==> flow/design.v <==
module ALU #(
    parameter DATA_W = 32
)
(
    input                       i_clk,    
    input                       i_rst_n,  
    input                       i_valid,  
    input [DATA_W - 1 : 0]      i_A,      
    input [DATA_W - 1 : 0]      i_B,      
    input [         2 : 0]      i_inst,   
    output [2*DATA_W - 1 : 0]   o_data,   
    output                      o_done    
);
    parameter S_IDLE           = 2'd0;
    parameter S_ONE_CYCLE_OP   = 2'd1;
    parameter S_MULTI_CYCLE_OP = 2'd2;
    reg  [         1: 0] state, state_nxt;  
    reg  [  DATA_W-1: 0] operand_a, operand_a_nxt;
    reg  [  DATA_W-1: 0] operand_b, operand_b_nxt;
    reg  [         2: 0] inst, inst_nxt;
    wire [  DATA_W-1: 0] add_buf, sub_buf;
    reg  [  2*DATA_W: 0] shift_reg, shift_reg_nxt;
    reg                  done, done_nxt;
    reg  [         4: 0] counter;
    assign add_buf = operand_a + operand_b;
    assign sub_buf = operand_a - operand_b;
    assign o_data = shift_reg[ 2*DATA_W-1: 0];
    assign o_done = done;
    always @(*) begin
        if (i_valid) begin
            operand_a_nxt = i_A;
            operand_b_nxt = i_B;
            inst_nxt      = i_inst;
        end
        else begin
            operand_a_nxt = operand_a;
            operand_b_nxt = operand_b;
            inst_nxt      = inst;
        end
    end
    always @(*) begin
        case(state)
            S_IDLE           :  begin
                if (i_valid) state_nxt = (i_inst >= 6 ) ? S_MULTI_CYCLE_OP : S_ONE_CYCLE_OP;
                else state_nxt = state;
            end
            S_ONE_CYCLE_OP   :  state_nxt = S_IDLE;
            S_MULTI_CYCLE_OP :  state_nxt = (counter == 31) ? S_IDLE : state;           
            default : state_nxt = state;
        endcase
    end
    always @(posedge i_clk) begin 
        counter <= (state == S_MULTI_CYCLE_OP) ? counter + 5'd1 : 5'd0;
    end
    always @(*) begin
        shift_reg_nxt = shift_reg;
        case (state)
            S_IDLE          : begin
                shift_reg_nxt = 65'b0;
                done_nxt = 1'b0;
            end
            S_ONE_CYCLE_OP  : begin
                case (inst)
                    3'd0    : begin
                        if ((operand_a[DATA_W-1] == 1) && (operand_b[DATA_W-1] == 1) && (add_buf[DATA_W-1] == 0))
                            shift_reg_nxt[31:0] = {1'b1, 31'b0};
                        else if ((operand_a[DATA_W-1] == 0) && (operand_b[DATA_W-1] == 0) && (add_buf[DATA_W-1] == 1))
                            shift_reg_nxt[31:0] = {1'b0, {31{1'b1}}};
                        else
                            shift_reg_nxt[31:0] = add_buf;
                    end
                    3'd1    : begin
                        if ((operand_a[DATA_W-1] == 1) && (operand_b[DATA_W-1] == 0) && (sub_buf[DATA_W-1] == 0))
                            shift_reg_nxt[31:0] = {1'b1, 31'b0};
                        else if ((operand_a[DATA_W-1] == 0) && (operand_b[DATA_W-1] == 1) && (sub_buf[DATA_W-1] == 1))
                            shift_reg_nxt[31:0] = {1'b0, {31{1'b1}}};
                        else
                            shift_reg_nxt[31:0] = sub_buf;
                    end
                    3'd2    : shift_reg_nxt[31:0] = operand_a & operand_b;
                    3'd3    : shift_reg_nxt[31:0] = operand_a | operand_b;
                    3'd4    : shift_reg_nxt[31:0] = ($signed(operand_a) < $signed(operand_b)) ? 32'd1 : 32'd0;
                    3'd5    : shift_reg_nxt[31:0] = $signed(operand_a) >>> $signed(operand_b);
                    default : shift_reg_nxt[31:0] = shift_reg[31:0];
                endcase
                shift_reg_nxt[64:32] = 33'b0;
                done_nxt = 1'b1;
            end
            S_MULTI_CYCLE_OP: begin
                case (inst)
                    3'd6    : begin
                        if (counter == 0)
                            shift_reg_nxt[31:0] = operand_a;
                        else
                            shift_reg_nxt[31:0] = shift_reg[31:0];
                        if(shift_reg_nxt[0] == 1)
                            shift_reg_nxt[64:32] = shift_reg[63:32] + operand_b;
                        else
                            shift_reg_nxt[64:32] = shift_reg[63:32];
                        shift_reg_nxt = shift_reg_nxt >> 1;
                        if (counter == 31) 
                            done_nxt = 1'b1;
                        else 
                            done_nxt = 1'b0;
                    end
                    3'd7    :begin
                        if (counter == 0) begin
                            if ((operand_b == 1) && (operand_a[31] == 1)) begin
                                shift_reg_nxt[31:1] = operand_a[30:0];
                                shift_reg_nxt[32] = 0;
                                shift_reg_nxt[0] = 1;
                            end
                            else begin
                                shift_reg_nxt[32:1] = operand_a;
                                shift_reg_nxt[0] = 0;
                            end
                            shift_reg_nxt[63:33] = shift_reg[63:33];
                        end
                        else begin
                            if (shift_reg[63:32] >= operand_b) begin
                                shift_reg_nxt[63:32] = shift_reg[63:32] - operand_b;
                                shift_reg_nxt[0] = 1;
                            end
                            else begin
                                shift_reg_nxt[63:32] = shift_reg[63:32];
                                shift_reg_nxt[0] = 0;
                            end
                            shift_reg_nxt[31:1] = shift_reg[31:1];
                        end
                        if (counter == 31) 
                            done_nxt = 1'b1;
                        else begin
                            shift_reg_nxt = shift_reg_nxt << 1;
                            done_nxt = 1'b0;
                        end
                    end
                    default :begin
                        shift_reg_nxt = shift_reg;
                        done_nxt = done;
                    end
                endcase
            end
            default : begin
                shift_reg_nxt = shift_reg;
                done_nxt = 1'b0;
            end
        endcase
    end
    always @(posedge i_clk or negedge i_rst_n) begin
        if(!i_rst_n) begin 
            done <= 0;
        end
        else begin
            done <= done_nxt;
        end
    end
    always @(posedge i_clk or negedge i_rst_n) begin
        if (!i_rst_n) begin
            state       <= S_IDLE;
            operand_a   <= 0;
            operand_b   <= 0;
            inst        <= 0;
            shift_reg   <= 0;
        end
        else begin
            state       <= state_nxt;
            operand_a   <= operand_a_nxt;
            operand_b   <= operand_b_nxt;
            inst        <= inst_nxt;
            shift_reg   <= shift_reg_nxt;
        end
    end
endmodule
From RTL to reports: ALU
Tool output for the design above, in the order of the flow.
Lines are those of the file above, counted from 1.
Operators carry their Yosys type and port widths (W data, S select, Z words).
Library cell names are shortened.
Not given: n/a

design
  top module = ALU
  clock input = i_clk
  standard-cell library = sky130hd
  library corner = tt_025C_1v80

After elaboration
Counts by Yosys on the flattened word-level netlist (proc, flatten, opt, wreduce; memories kept). Register bits leave out memories and registers merged into their read ports (data or address). Print and check cells are left out. Cells with the same type and inputs are merged into one.

storage and ports
  register bits = 139
  latch bits = 0
  RAM bits = 0
  ROM bits = 0
  word width x clocked read ports = 0
  memories = 0
  input port bits = 70
  output and inout bits = 65
  word-level cells = 86

cells by class
  add/subtract/negate cells = 5
  $mul = 0
  divide/modulo/power cells = 0
  order comparisons = 3
  equal/unequal tests = 15
  shift operators = 1
  mux-type cells = 29
  bitwise operators = 6
  reduce/logical cells = 19

operators by type and width
  operator               count
  $mux W32               8
  $pmux W32 S6           1
  $pmux W64 S2           1
  $pmux W32 S3           1
  $sub A32 B32 Y32       2
  $pmux W32 S2           1
  $mux W64               1
  $mux W31               2
  $add A32 B32 Y33       1
  $mux W33               1
  $eq A32 B1 Y1 const B  1
  $add A32 B32 Y32       1
  $ge A32 B32 Y1         1
  $lt A32 B32 Y1         1
  $and A32 B32 Y32       1
  $or A32 B32 Y32        1
  $sshr A32 B32 Y32      1
  $eq A3 B3 Y1 const B   4
  $logic_and A1 B1 Y1    9
  $mux W1                8
  $ne A7 B7 Y1 const B   1
  $eq A3 B2 Y1 const B   2
  $reduce_and A3 Y1      2
  $pmux W2 S3            1
  $mux W2                3
  $add A5 B1 Y5 const B  1
  $eq A5 B5 Y1 const B   1
  $logic_not A5 Y1       1

Other operator kinds: 14; their cells: 19.

Longest topological paths
Longest topological path by Yosys (ltp), each cell counted once; first at word level (registers and memories cut), then after technology mapping (sequential cells cut; the memories' decode and read muxes count).

depth
  depth after elaboration = 7
  ABC_AREA = 0
  mapped depth = 18
  mapped depth without buffers = 14

Synthesis result
The flow's flattened synthesis, as Yosys stat reports it; memories are mapped. The netlist is that of the ABC_AREA named above (0 if unset); the other value can give another one.

mapped netlist
  cells in the netlist = 2456
  synthesis area = 18427.7 um2
  sequential part of the area = 3479.6 um2
  flip-flops = 140
  buffers = 177

cell types
  cell type  count  total area (um2)
  dfrtp_1    134    3.35E+03
  ha_1       165    2064.48
  o21ai_0    259    1.3E+03
  a21oi_1    239    1.2E+03
  nand2_1    315    1.18E+03
  xnor2_1    84     735.706
  nor2_1     183    686.909
  mux4_2     26     585.562
  inv_1      122    457.939
  mux2i_1    45     450.432
  nand3_1    71     355.341
  a211oi_1   46     345.331
  clkbuf_1   92     345.331
  o211ai_1   38     285.274
  a31oi_1    43     269.008
  o31ai_2    21     262.752
  buf_2      47     235.226
  a221o_1    20     200.192

Not listed: further types 87, cells in them 506.

Timing after synthesis
OpenSTA on the mapped netlist: ideal clock, no wires. The path of least setup slack (recovery checks aside). Input and output delay are each 20% of the period. Register names are those of the netlist, which keeps one name where synthesis merged equal registers.

path post-synthesis
  kind = register to register
  from = reg operand_b[1]
  to = reg shift_reg[11]
  period = 7.0 ns
  setup time = 0.130 ns
  launch time at the first pin = 0.000 ns
  data arrival time = 3.713 ns
  data required time = 6.870 ns
  path slack = 3.157 ns
  path delay = 3.843 ns
  driving pins on the path = 18
  path buffers = 5
  synthesis period reached = 3.843 ns

"path delay" = arrival - input delay + setup time.
"driving pins on the path": output pins that drive a net of the path, with the launching flip-flop's if there is one; two outputs of one cell count as two.
"synthesis period reached" = period - worst setup slack (recovery checks aside). The figure is calculated, with input and output delays left at 20% of the set period.
The rows between start and end are the longest chain of elaborated cells between them; the timing report does not say that the signal goes this way. Where chains are equally long, one stands for them.
Each line given opens the expression or statement behind the cell; cells for indexed reads and writes are added by Yosys, which also makes memories of some case tables.

on the way, post-synthesis
  cell sequence = dfrtp_1 > buf_2 > inv_1 > buf_2 > buf_1 > ha_1 > o21bai_1 > o2111ai_2 > a31oi_4 > nand3_4 > a31oi_4 > or4_4 > nand4_1 > and2_1 > buf_6 > buf_12 > a2111oi_2 > o31ai_2
  cells in the longest elaborated chain = 6
  elaborated cells between the ends (all ways) = 15
  RTL lines with such cells = 9
  classes of those cells = add/sub: 2; shift: 1; mux: 6; logic: 2; reduce/logical: 4

RTL lines, path post-synthesis
  item                 RTL line  text
  start: declaration   19        reg  [  DATA_W-1: 0] operand_b, operand_b_nxt;
  start: assignment    161       operand_b   <= 0;
  start: assignment    168       operand_b   <= operand_b_nxt;
  $sub A32 B32 Y32     26        assign sub_buf = operand_a - operand_b;
  $logic_and A1 B1 Y1  75        else if ((operand_a[DATA_W-1] == 0) && (operand_b[DATA_W-1] == 1) && (sub_buf[DATA_W-1] == 1))
  $mux W32             75
  $mux W32             73        if ((operand_a[DATA_W-1] == 1) && (operand_b[DATA_W-1] == 0) && (sub_buf[DATA_W-1] == 0))
  $pmux W32 S6         63        case (inst)
  $pmux W32 S3         57        case (state)
  end: assignment      163       shift_reg   <= 0;
  end: assignment      170       shift_reg   <= shift_reg_nxt;
  end: declaration     22        reg  [  2*DATA_W: 0] shift_reg, shift_reg_nxt;

Worst path after layout
From the final timing report of job 1: the path of least setup slack in the routed layout; clock arrival at registers is part of the times.

path after layout
  kind = register to register
  from = reg operand_b[15]
  to = reg shift_reg[6]
  period = 3.37 ns
  setup time = 0.09 ns
  launch time at the first pin = 0.47 ns
  data arrival time = 4.10 ns
  data required time = 3.75 ns
  path slack = -0.35 ns
  driving pins on the path = 15
  path buffers = 3

The rows between start and end are the longest chain of elaborated cells between them; the timing report does not say that the signal goes this way. Where chains are equally long, one stands for them.

on the way, after layout
  cell sequence = dfrtp_2 > clkinvlp_4 > ha_4 > buf_6 > clkinvlp_4 > nor2_2 > o2111ai_4 > a2111oi_4 > buf_4 > o21ai_4 > mux2_4 > o211ai_4 > buf_6 > nor2_1 > o31ai_2
  cells in the longest elaborated chain = 6
  elaborated cells between the ends (all ways) = 15
  RTL lines with such cells = 9
  classes of those cells = add/sub: 2; shift: 1; mux: 6; logic: 2; reduce/logical: 4

RTL lines, path after layout
  item                 RTL line  text
  start: declaration   19        reg  [  DATA_W-1: 0] operand_b, operand_b_nxt;
  start: assignment    161       operand_b   <= 0;
  start: assignment    168       operand_b   <= operand_b_nxt;
  $sub A32 B32 Y32     26        assign sub_buf = operand_a - operand_b;
  $logic_and A1 B1 Y1  75        else if ((operand_a[DATA_W-1] == 0) && (operand_b[DATA_W-1] == 1) && (sub_buf[DATA_W-1] == 1))
  $mux W32             75
  $mux W32             73        if ((operand_a[DATA_W-1] == 1) && (operand_b[DATA_W-1] == 0) && (sub_buf[DATA_W-1] == 0))
  $pmux W32 S6         63        case (inst)
  $pmux W32 S3         57        case (state)
  end: assignment      163       shift_reg   <= 0;
  end: assignment      170       shift_reg   <= shift_reg_nxt;
  end: declaration     22        reg  [  2*DATA_W: 0] shift_reg, shift_reg_nxt;

--- measured runs ---
Settings and measured results of 4 stored flow runs for module ALU (sky130hd), not sorted in any way. The constraints put input and output delay at 20% of the set period each and load the outputs with 0.01 pF.
"achieved clock period (ns)" = clock period - worst setup slack. The figure is calculated, with input and output delays left at 20% of the set period.
"worst setup path time (ns)" is the time allowed to the run's worst setup path (the clock period less input and output delay, where it has them) less its slack. Clock arrival times count: a late capture clock shortens it, a late launch clock lengthens it.
"finish__power__total" rests on the timing tool's default activity at the inputs, not on a simulated workload.

settings of job 1
{
  "CORE_UTILIZATION": 51,
  "CTS_CLUSTER_DIAMETER": 107,
  "CTS_CLUSTER_SIZE": 76,
  "GPL_TIMING_DRIVEN": 0,
  "MAX_ROUTING_LAYER": "met4",
  "period_ns": 3.37,
  "CAP_MARGIN": 20,
  "CORE_MARGIN": 2,
  "SLEW_MARGIN": 20
}
report of job 1
yosys chip area after synthesis (um^2): 18427.7
finish__design__die__area: 37669.0
finish__design__instance__area__stdcell: 25583.3
finish__design__instance__utilization: 0.7193
finish__timing__setup__ws: -0.351
finish__timing__setup__tns: -13.646
finish__timing__hold__ws: 0.092
finish__power__total: 1.681e-02
achieved clock period (ns): 3.721
worst setup path time (ns): 3.72
worst setup path kind: register to register

settings of job 2
{
  "CELL_PAD_IN_SITES_GLOBAL_PLACEMENT": 0,
  "CORE_ASPECT_RATIO": 1.52,
  "CORE_UTILIZATION": 36,
  "CTS_CLUSTER_DIAMETER": 232,
  "GPL_ROUTABILITY_DRIVEN": 1,
  "GPL_TIMING_DRIVEN": 1,
  "HOLD_SLACK_MARGIN": 0.24,
  "MAX_ROUTING_LAYER": "met4",
  "MIN_ROUTING_LAYER": "met1",
  "PLACE_DENSITY_LB_ADDON": 0.09,
  "SETUP_SLACK_MARGIN": 0.5,
  "SLEW_MARGIN": 0,
  "period_ns": 3.07,
  "CAP_MARGIN": 20,
  "CORE_MARGIN": 2
}
report of job 2
yosys chip area after synthesis (um^2): 18427.7
finish__design__die__area: 53053.1
finish__design__instance__area__stdcell: 28076.9
finish__design__instance__utilization: 0.5528
finish__timing__setup__ws: -0.235
finish__timing__setup__tns: -10.017
finish__timing__hold__ws: 0.454
finish__power__total: 1.940e-02
achieved clock period (ns): 3.305
worst setup path time (ns): 3.31
worst setup path kind: register to register

settings of job 3
{
  "CORE_UTILIZATION": 40,
  "period_ns": 7.0,
  "CAP_MARGIN": 20,
  "CORE_MARGIN": 2,
  "SLEW_MARGIN": 20
}
report of job 3
yosys chip area after synthesis (um^2): 18427.7
finish__design__die__area: 47801.3
finish__design__instance__area__stdcell: 20586.0
finish__design__instance__utilization: 0.4536
finish__timing__setup__ws: 1.997
finish__timing__setup__tns: 0.000
finish__timing__hold__ws: 0.462
finish__power__total: 6.610e-03
achieved clock period (ns): 5.003
worst setup path time (ns): 5.00
worst setup path kind: register to register

settings of job 4
{
  "CORE_UTILIZATION": 40,
  "SETUP_SLACK_MARGIN": 1.53,
  "period_ns": 5.15,
  "CAP_MARGIN": 20,
  "CORE_MARGIN": 2,
  "SLEW_MARGIN": 20
}
report of job 4
yosys chip area after synthesis (um^2): 18427.7
finish__design__die__area: 47801.3
finish__design__instance__area__stdcell: 22009.9
finish__design__instance__utilization: 0.4850
finish__timing__setup__ws: 1.543
finish__timing__setup__tns: 0.000
finish__timing__hold__ws: 0.458
finish__power__total: 9.497e-03
achieved clock period (ns): 3.607
worst setup path time (ns): 3.61
worst setup path kind: register to register
--- end ---
